==> flow/design.v <==
`timescale 1ns / 1ps
module cla_slice_part(g,p,a,b);
 input a, b;
 output g;  
 output p;  
 assign g = a & b;
 assign p = a ^ b;
endmodule
module CarryPropagateGenerateUnit( g,p,a,b);
	input  [15:0] a,b;
	output [15:0] g,p;
	cla_slice_part s0(g[0],p[0],a[0],b[0]);
	cla_slice_part s1(g[1],p[1],a[1],b[1]);
	cla_slice_part s2(g[2],p[2],a[2],b[2]);
	cla_slice_part s3(g[3],p[3],a[3],b[3]);
	cla_slice_part s4(g[4],p[4],a[4],b[4]);
	cla_slice_part s5(g[5],p[5],a[5],b[5]);
	cla_slice_part s6(g[6],p[6],a[6],b[6]);
	cla_slice_part s7(g[7],p[7],a[7],b[7]);
	cla_slice_part s8(g[8],p[8],a[8],b[8]);
	cla_slice_part s9(g[9],p[9],a[9],b[9]);
	cla_slice_part s10(g[10],p[10],a[10],b[10]);
	cla_slice_part s11(g[11],p[11],a[11],b[11]);
	cla_slice_part s12(g[12],p[12],a[12],b[12]);
	cla_slice_part s13(g[13],p[13],a[13],b[13]);
	cla_slice_part s14(g[14],p[14],a[14],b[14]);
	cla_slice_part s15(g[15],p[15],a[15],b[15]);
endmodule
module SixteenBitSummationUnit(sum,p,carry,cin);
  input [14:0] carry;
  input cin;
  input [15:0] p;
  output [15:0] sum;
  assign sum[0] = p[0] ^ cin;
  assign sum[1] = p[1] ^ carry[0];
  assign sum[2] = p[2] ^ carry[1];
  assign sum[3] = p[3] ^ carry[2];
  assign sum[4] = p[4] ^ carry[3];
  assign sum[5] = p[5] ^ carry[4];
  assign sum[6] = p[6] ^ carry[5];
  assign sum[7] = p[7] ^ carry[6];
  assign sum[8] = p[8] ^ carry[7];
  assign sum[9] = p[9] ^ carry[8];
  assign sum[10] = p[10] ^ carry[9];
  assign sum[11] = p[11] ^ carry[10];
  assign sum[12] = p[12] ^ carry[11];
  assign sum[13] = p[13] ^ carry[12];
  assign sum[14] = p[14] ^ carry[13];
  assign sum[15] = p[15] ^ carry[14];
endmodule
module four_bit_block_cla(P,G,carry,p,g,cin);
	input [3:0] p,g;
	input cin;
	output [2:0] carry;
	output P,G;
	assign	carry[0] = 	g[0] |
											cin & p[0];
	assign	carry[1] =  g[1] |
											g[0] & p[1] |
											cin  &  p[0] & p[1];
	assign	carry[2] =  g[2] |
											g[1] & p[2] |
											g[0] & p [1] & p[2] |
											cin  & p[0] & p[1] & p[2];
	assign	P = p[0] & p[1] & p[2] & p[3];
	assign	G = g[3] | 
							g[2] & p[3] |
							g[1] & p[2] & p[3] |
							g[0] & p[1] & p[2] & p[3];
endmodule
module cla_16_two_level(sum,cout,a,b,cin);
	input [15:0] a, b;
	input cin;
	output [15:0] sum;
	output  cout;
	wire [15:0]   g, p,carry;  
	wire [3:0]  G,P;
	assign carry[3]  = G[0] | cin & P[0];
	assign carry[7]  = G[1] | G[0] & P[1] | cin & P[0] & P[1]; 
	assign carry[11] = G[2] |
										 G[1] & P[2] |
										 G[0] & P[1] & P[2] | 
										 cin  & P[0] & P[1] & P[2];
	assign cout = G[3] |
								G[2] & P[3] |
								G[1] & P[2] & P[3] |
								G[0] & P[1] & P[2] & P[3] |
								cin   & P[0] & P[1] & P[2] & P[3];
	CarryPropagateGenerateUnit   CPGU( g,p,a,b);
	four_bit_block_cla FBBC0(P[0],G[0],carry[2:0],p[3:0],g[3:0],cin);     
	four_bit_block_cla FBBC1(P[1],G[1],carry[6:4],p[7:4],g[7:4],carry[3]);   
	four_bit_block_cla FBBC2(P[2],G[2],carry[10:8],p[11:8],g[11:8],carry[7]);
	four_bit_block_cla FBBC3(P[3],G[3],carry[14:12],p[15:12],g[15:12],carry[11]); 
	SixteenBitSummationUnit TTBSU(sum,p,carry[14:0],cin);
endmodule
`timescale 1ns / 1ps
module xnew2(
	output reg [15:0] x,
	input [15:0] x0,
	input [15:0] y,
	input cin,
	input reset,
	input stop,
	input clk
	);
	wire [15:0] sum,a,b;
	wire cout;	 
	cla_16_two_level alu(sum,cout,a,b,cin);
	assign a=x;
	assign b=cin?(~y):y;
	always @(posedge clk)
	begin
		if(reset)
		begin
			x<=x0;
		end
		else
		begin
			if(!stop)
			begin
				x<=sum;
			end
			else
			begin
				x<=x;
			end
		end
	end
endmodule
`timescale 1ns / 1ps
module ynew2(
	output reg [15:0] y,
	input [15:0] y0,
	input [15:0] x,
	input cin,
	input reset,
	input stop,
	input clk
	);
	wire [15:0] sum,a,b;
	wire cout;	 
	cla_16_two_level alu(sum,cout,a,b,cin);
	assign a=y;
	assign b=cin?(~x):x;
	always @(posedge clk)
	begin
		if(reset)
		begin
			y<=y0;
		end
		else
		begin
			if(!stop)
			begin
				y<=sum;
			end
			else
			begin
				y<=y;
			end
		end	
	end
endmodule
`timescale 1ns / 1ps
module znew2(
	output reg [15:0] z,
	output zsign,
	input [15:0] z0,
	input [15:0] zrom,
	input cin,
	input reset,
	input stop,
	input clk
	);
	wire [15:0] sum,a,b;
	wire cout;	 
	cla_16_two_level alu(sum,cout,a,b,cin);
	assign a=z;
	assign b=cin?(~zrom):zrom;
	always @(posedge clk)
	begin
		if(reset)
		begin
			z<=z0;
		end
		else
		begin
			if(!stop)
				z<=sum;
			else
				z<=z;
		end	
	end
	assign zsign=z[15];
endmodule
`timescale 1ns / 1ps
module datapathnew2(
	output [15:0] x,
	output [15:0] y,
	input [15:0] z0,
	input [3:0] i,
	input reset,
	input stop,
	input clk
	); 
	parameter xinit=16'b0010_0110_1101_1101;	 
	parameter yinit=16'b0;
	reg [15:0] zrom_q;
	wire [15:0] xval,yval,zval;
	wire [15:0] x0,y0;
	wire [15:0] z;
	wire zsign;
	always @(*)
	begin
		case(i)
			4'd0: zrom_q=16'b0011_0010_0100_0011;
			4'd1: zrom_q=16'b0001_1101_1010_1100;
			4'd2: zrom_q=16'b0000_1111_1010_1101;
			4'd3: zrom_q=16'b0000_0111_1111_0101;
			4'd4: zrom_q=16'b0000_0011_1111_1110;
			4'd5: zrom_q=16'b0000_0001_1111_1111;
			4'd6: zrom_q=16'b0000_0000_1111_1111;
			4'd7: zrom_q=16'b0000_0000_0111_1111;
			4'd8: zrom_q=16'b0000_0000_0011_1111;
			4'd9: zrom_q=16'b0000_0000_0001_1111;
			4'd10: zrom_q=16'b0000_0000_0000_1111;
			4'd11: zrom_q=16'b0000_0000_0000_0111;
			4'd12: zrom_q=16'b0000_0000_0000_0011;
			4'd13: zrom_q=16'b0000_0000_0000_0001;
			4'd14: zrom_q=16'b0;
			4'd15: zrom_q=16'b0;
			default: zrom_q=16'b0;
		endcase
	end
	xnew2 xmod(x,x0,yval,xcin,reset,stop,clk);
	ynew2 ymod(y,y0,xval,ycin,reset,stop,clk);
	znew2 zmod(z,zsign,z0,zval,zcin,reset,stop,clk);
	assign x0=xinit;
	assign y0=yinit;
	assign xval=$signed(x)>>>i;
	assign yval=$signed(y)>>>i;
	assign zval=zrom_q;
	assign xcin=zsign?1'b0:1'b1;
	assign ycin=zsign?1'b1:1'b0;
	assign zcin=zsign?1'b0:1'b1;
endmodule
`timescale 1ns / 1ps
module cordic_sincos(
	input clk,
	input rst,
	input start,
	input [15:0] z0,
	output ready,
	output reg done,
	output [15:0] x,
	output [15:0] y
	);
	reg busy;
	reg [3:0] cnt;
	wire load;
	assign ready = ~busy;
	assign load = rst | (start & ~busy);
	always @(posedge clk)
	begin
		if(rst)
		begin
			busy <= 1'b0;
			cnt <= 4'd0;
			done <= 1'b0;
		end
		else
		begin
			done <= 1'b0;
			if(!busy)
			begin
				cnt <= 4'd0;
				if(start)
					busy <= 1'b1;
			end
			else
			begin
				cnt <= cnt + 4'd1;
				if(cnt == 4'd15)
				begin
					busy <= 1'b0;
					done <= 1'b1;
				end
			end
		end
	end
	datapathnew2 dp(x,y,z0,cnt,load,~busy,clk);
endmodule
# ---- Reports on cordic_sincos
# What the tools print for cordic_sincos, step after step.
# Line numbers count from 1 in the design file above.
# Cell names lack the library's common part.
# A cell with n/a has no value.
dict set report setup {
  design {cordic_sincos}
  clock {clk}
  lib {sky130hd}
  lib_corner {tt_025C_1v80}
}

# ---- After elaboration
# Source: Yosys, flattened and elaborated, memories not mapped. Widths are those after wreduce. Print and check cells do not count. Equal cells are merged and count once.
# Yosys's memory passes give these memory sizes; they may raise the number of words (mostly to a power of two), join words into wider ones and drop unused or constant bits.
dict set report bits {
  ff_bits 54
  latchBits 0
  mem_bits_rw 0
  romBits 224
  clocked_rd_ports_x_width 14
  memories 1
  input_bits 19
  out_inout_bits 34
  wordCells 433
}
dict set report classes {
  n_addsub 1
  multipliers 0
  div 0
  compare 0
  equal 1
  shifts 2
  muxes 12
  logic 408
  reduce_and_logical 2
}
# name size width rd wr line
set mem_list {}
lappend mem_list {{(name not given)} 16 14 1 0 215} ;# case(i)
# operator n
set ops {}
lappend ops {{bitwise AND 1 bit} 190}
lappend ops {{bitwise OR 1 bit} 118}
lappend ops {{bitwise XOR 1 bit} 96}
lappend ops {{2-to-1 mux 16 bit} 5}
lappend ops {{NOT 16 bit} 3}
lappend ops {{>>> shifter 16 x 4 -> 16 bit} 2}
lappend ops {{2-to-1 mux 1 bit} 6}
lappend ops {{adder 4 x 1 -> 4 bit with constant B} 1}
lappend ops {{== test 4 bit with constant B} 1}
lappend ops {{2-to-1 mux 4 bit} 1}
lappend ops {{nonzero test 2 bit} 1}
lappend ops {{OR reduction 2 bit} 1}
lappend ops {{NOT 1 bit} 1}

# ---- Depth
# Longest topological path by Yosys (ltp), each cell counted once; first at word level (registers and memories cut), then after technology mapping (sequential cells cut; the memories' decode and read muxes count).
dict set report depth {
  ltp_word 18
  abc_area 0
  depth_mapped 24
  ltp_nobuf 20
}

# ---- Mapped cells and area
# Source: synth_stat.txt of the flow (Yosys; design flattened, memories mapped). It holds for the ABC_AREA given above (unset counts as 0); a run with the other value may have another netlist.
# cell n area_total_um2
set by_type {}
lappend by_type {dfxtp_1 52 1.04E+03}
lappend by_type {ha_1 62 775.744}
lappend by_type {xnor2_1 61 534.262}
lappend by_type {edfxtp_1 16 480.461}
lappend by_type {mux4_2 15 337.824}
lappend by_type {o21ai_0 58 290.278}
lappend by_type {mux2i_1 28 280.269}
lappend by_type {nand2_1 69 258.998}
lappend by_type {buf_4 33 247.738}
lappend by_type {a21oi_1 39 195.187}
lappend by_type {fa_1 9 180.173}
lappend by_type {xor2_1 16 140.134}
lappend by_type {o21a_1 18 135.13}
lappend by_type {inv_1 34 127.622}
lappend by_type {nor2_1 34 127.622}
lappend by_type {mux2_2 10 112.608}
lappend by_type {mux4_1 4 105.101}
lappend by_type {a21o_1 13 97.594}
# Not listed: further types 36, cells in them 124.
dict set report synth_totals {
  cell_count 695
  yosys_area_um2 6294.8
  sequential_area_um2 1521.5
  ffs 68
  buffers 68
}
# By module: a second synthesis without flattening, with its own total; a netlist apart from the flattened one above.
dict set report hier_totals {
  cells_unflattened 591
  area_unflattened_um2 6284.8
}
# Each row is one instance without its submodules.
# mod n_inst n_cells mod_area_um2 seq_area_um2
set modules {}
lappend modules {datapathnew2 1 177 1545.2 0.0}
lappend modules {znew2 1 54 898.4 480.5}
lappend modules {xnew2 1 53 890.9 480.5}
lappend modules {ynew2 1 53 890.9 480.5}
lappend modules {four_bit_block_cla 12 10 57.6 0.0}
lappend modules {cla_slice_part 48 1 12.5 0.0}
lappend modules {SixteenBitSummationUnit 3 16 140.1 0.0}
lappend modules {cordic_sincos 1 23 231.5 120.1}
lappend modules {cla_16_two_level 3 5 38.8 0.0}
lappend modules {CarryPropagateGenerateUnit 3 0 0.0 0.0}

# ---- Worst setup path after synthesis
# OpenSTA on the mapped netlist: ideal clock, no wires. The path of least setup slack (recovery checks aside). Input and output delay are each 20% of the period. Register names are those of the netlist, which keeps one name where synthesis merged equal registers.
dict set report synth_timing {
  path_kind {reg2reg}
  startpoint {register cnt[0]}
  endpoint {register dp.ymod.y[15]}
  clock_period_ns 5.0
  setup_time_ns 0.127
  t_first_pin_ns 0.000
  t_arrival_ns 4.548
  required_time_ns 4.873
  path_slack_ns 0.324
  delay_ns 4.675
  path_stages 21
  path_buffers 3
  synth_period_reached_ns 4.676
}
# "delay_ns" is the arrival time less input delay plus setup time.
# "path_stages": output pins that drive a net of the path, with the launching flip-flop's if there is one; two outputs of one cell count as two.
# "synth_period_reached_ns" is the clock period less the worst setup slack; recovery checks do not enter. This is arithmetic on one report: input and output delays are still those of the set period (20% each).
# At most two assigning lines are given for a register; there are more.
dict set report synth_via {
  cell_sequence {dfxtp_1 > buf_6 > buf_12 > buf_4 > mux4_2 > mux4_2 > xnor2_1 > ha_1 > and3_1 > a221oi_1 > o21ai_0 > a21oi_1 > nor2_1 > o32a_1 > ha_1 > o21a_1 > o21ai_0 > nand2b_1 > xnor2_1 > a21oi_1 > nor2_1}
}
# item line
set synth_lines {}
lappend synth_lines {{start, declared} 259} ;# reg [3:0] cnt;
lappend synth_lines {{start, assigned} 268} ;# cnt <= 4'd0;
lappend synth_lines {{start, assigned} 282} ;# cnt <= cnt + 4'd1;
lappend synth_lines {{end, assigned} 149} ;# y<=y0;
lappend synth_lines {{end, assigned} 155} ;# y<=sum;
lappend synth_lines {{end, declared} 132} ;# output reg [15:0] y,
# Chain of elaborated cells between the ends: none given.

# ---- Path in the finished layout
# Path of least setup slack in the final report of record 1 (OpenROAD, finished layout, wires in). Where an end is a register, its clock arrival counts in the times.
dict set report layout_timing {
  path_kind {reg2reg}
  startpoint {register cnt[1]}
  endpoint {register dp.xmod.x[15]}
  clock_period_ns 4.75
  setup_time_ns 0.11
  t_first_pin_ns 0.34
  t_arrival_ns 4.65
  required_time_ns 4.99
  path_slack_ns 0.34
  path_stages 21
  path_buffers 1
}
# At most two assigning lines are given for a register; there are more.
dict set report layout_via {
  cell_sequence {dfxtp_1 > inv_1 > buf_4 > nand2_1 > o21ai_0 > mux4_2 > xnor2_1 > ha_1 > a21o_1 > a21oi_1 > o21ai_0 > a221o_1 > a41o_1 > o22a_1 > ha_1 > o21ai_0 > nand2b_1 > a21oi_1 > xnor2_1 > a21oi_1 > nor2_1}
}
# item line
set layout_lines {}
lappend layout_lines {{start, declared} 259} ;# reg [3:0] cnt;
lappend layout_lines {{start, assigned} 268} ;# cnt <= 4'd0;
lappend layout_lines {{start, assigned} 282} ;# cnt <= cnt + 4'd1;
lappend layout_lines {{end, assigned} 115} ;# x<=x0;
lappend layout_lines {{end, assigned} 121} ;# x<=sum;
lappend layout_lines {{end, declared} 98} ;# output reg [15:0] x,
# Chain of elaborated cells between the ends: none given.

Appendix: measured runs

Stored flow runs of cordic_sincos (4 of them; Yosys, OpenROAD, sky130hd). They differ in their settings and are not a sequence. Constraints: input delay and output delay 20% of the set period each, output load 0.01 pF.
"timing.achieved_period_ns" means the clock period less the worst setup slack. The figure is calculated, with input and output delays left at 20% of the set period.
"worstPathTime_ns" is the time allowed to the run's worst setup path (the clock period less input and output delay, where it has them) less its slack. Clock arrival times count: a late capture clock shortens it, a late launch clock lengthens it.
"totalPower_uw": no workload was simulated; the value follows from the tool's default switching activity.

# record 1
==> flow/run.sh <==
#!/bin/bash
# the make line also repeats the synthesis and layout settings of config.mk as NAME=value (left out here)
make -C /OpenROAD-flow-scripts/flow DESIGN_CONFIG=/design/flow/config.mk WORK_HOME=/design/flow/orfs CLKGATE_MAP_FILE= finish
==> flow/config.mk <==
export PLATFORM = sky130hd
export DESIGN_NAME = cordic_sincos
export DESIGN_NICKNAME = cordic_sincos
export VERILOG_FILES = /design/flow/design.v
export SDC_FILE = /design/flow/constraint.sdc
export NUM_CORES = 4
export LEC_CHECK = 0
export CAP_MARGIN = 20
export CORE_MARGIN = 2
export CORE_UTILIZATION = 19
export SLEW_MARGIN = 20
==> flow/constraint.sdc <==
create_clock -name core_clock -period 4.75 [get_ports {clk}]
set_input_delay 0.9500 -clock core_clock [delete_from_list [all_inputs] [get_ports {clk}]]
set_output_delay 0.9500 -clock core_clock [all_outputs]
set_load 0.01 [all_outputs]

==> record 1: results <==
die_area_um2=34601.6
fin_hold_ws_ns=0.565
final_cell_area_um2=7517.2
worstPathTime_ns=4.41
path_kind="reg2reg"
finish.utilization_pct=23.0
timing.achieved_period_ns=4.411
setup_worst_slack_ns=0.339
ys_area_um2=6294.8
final_setup_tns_ns=0.000
totalPower_uw=4177

# record 2
==> flow/run.sh <==
#!/bin/bash
# the make line also repeats the synthesis and layout settings of config.mk as NAME=value (left out here)
make -C /OpenROAD-flow-scripts/flow DESIGN_CONFIG=/design/flow/config.mk WORK_HOME=/design/flow/orfs CLKGATE_MAP_FILE= finish
==> flow/config.mk <==
export PLATFORM = sky130hd
export DESIGN_NAME = cordic_sincos
export DESIGN_NICKNAME = cordic_sincos
export VERILOG_FILES = /design/flow/design.v
export SDC_FILE = /design/flow/constraint.sdc
export NUM_CORES = 4
export LEC_CHECK = 0
export CAP_MARGIN = 20
export CORE_MARGIN = 2
export CORE_UTILIZATION = 40
export SLEW_MARGIN = 20
==> flow/constraint.sdc <==
create_clock -name core_clock -period 4.75 [get_ports {clk}]
set_input_delay 0.9500 -clock core_clock [delete_from_list [all_inputs] [get_ports {clk}]]
set_output_delay 0.9500 -clock core_clock [all_outputs]
set_load 0.01 [all_outputs]

==> record 2: results <==
die_area_um2=16756.0
fin_hold_ws_ns=0.549
final_cell_area_um2=7164.4
worstPathTime_ns=4.43
path_kind="reg2reg"
finish.utilization_pct=46.8
timing.achieved_period_ns=4.427
setup_worst_slack_ns=0.323
ys_area_um2=6294.8
final_setup_tns_ns=0.000
totalPower_uw=4110

# record 3
==> flow/run.sh <==
#!/bin/bash
# the make line also repeats the synthesis and layout settings of config.mk as NAME=value (left out here)
make -C /OpenROAD-flow-scripts/flow DESIGN_CONFIG=/design/flow/config.mk WORK_HOME=/design/flow/orfs CLKGATE_MAP_FILE= finish
==> flow/config.mk <==
export PLATFORM = sky130hd
export DESIGN_NAME = cordic_sincos
export DESIGN_NICKNAME = cordic_sincos
export VERILOG_FILES = /design/flow/design.v
export SDC_FILE = /design/flow/constraint.sdc
export NUM_CORES = 4
export LEC_CHECK = 0
export ABC_AREA = 0
export CAP_MARGIN = 15
export CELL_PAD_IN_SITES_DETAIL_PLACEMENT = 1
export CELL_PAD_IN_SITES_GLOBAL_PLACEMENT = 0
export CORE_ASPECT_RATIO = 0.92
export CORE_MARGIN = 2
export CORE_UTILIZATION = 16
export CTS_CLUSTER_DIAMETER = 28
export GPL_TIMING_DRIVEN = 1
export MAX_ROUTING_LAYER = met4
export MIN_ROUTING_LAYER = met2
export PLACE_DENSITY_LB_ADDON = 0.19
export SLEW_MARGIN = 20
export TNS_END_PERCENT = 95
==> flow/constraint.sdc <==
create_clock -name core_clock -period 4.9 [get_ports {clk}]
set_input_delay 0.9800 -clock core_clock [delete_from_list [all_inputs] [get_ports {clk}]]
set_output_delay 0.9800 -clock core_clock [all_outputs]
set_load 0.01 [all_outputs]

==> record 3: results <==
die_area_um2=40946.9
fin_hold_ws_ns=0.571
final_cell_area_um2=7646.1
worstPathTime_ns=4.58
path_kind="reg2reg"
finish.utilization_pct=19.8
timing.achieved_period_ns=4.579
setup_worst_slack_ns=0.321
ys_area_um2=6294.8
final_setup_tns_ns=0.000
totalPower_uw=4278

# record 4
==> flow/run.sh <==
#!/bin/bash
# the make line also repeats the synthesis and layout settings of config.mk as NAME=value (left out here)
make -C /OpenROAD-flow-scripts/flow DESIGN_CONFIG=/design/flow/config.mk WORK_HOME=/design/flow/orfs CLKGATE_MAP_FILE= finish
==> flow/config.mk <==
export PLATFORM = sky130hd
export DESIGN_NAME = cordic_sincos
export DESIGN_NICKNAME = cordic_sincos
export VERILOG_FILES = /design/flow/design.v
export SDC_FILE = /design/flow/constraint.sdc
export NUM_CORES = 4
export LEC_CHECK = 0
export ABC_AREA = 1
export CAP_MARGIN = 35
export CELL_PAD_IN_SITES_GLOBAL_PLACEMENT = 2
export CORE_ASPECT_RATIO = 0.73
export CORE_MARGIN = 4
export CORE_UTILIZATION = 40
export CTS_CLUSTER_DIAMETER = 206
export GPL_TIMING_DRIVEN = 1
export HOLD_SLACK_MARGIN = 0.15
export MAX_ROUTING_LAYER = met4
export SLEW_MARGIN = 0
export TNS_END_PERCENT = 75
==> flow/constraint.sdc <==
create_clock -name core_clock -period 5.0 [get_ports {clk}]
set_input_delay 1.0000 -clock core_clock [delete_from_list [all_inputs] [get_ports {clk}]]
set_output_delay 1.0000 -clock core_clock [all_outputs]
set_load 0.01 [all_outputs]

==> record 4: results <==
die_area_um2=18358.3
fin_hold_ws_ns=0.548
final_cell_area_um2=7200.7
worstPathTime_ns=3.87
path_kind="reg2reg"
finish.utilization_pct=45.7
timing.achieved_period_ns=3.872
setup_worst_slack_ns=1.128
ys_area_um2=6492.5
final_setup_tns_ns=0.000
totalPower_uw=3423
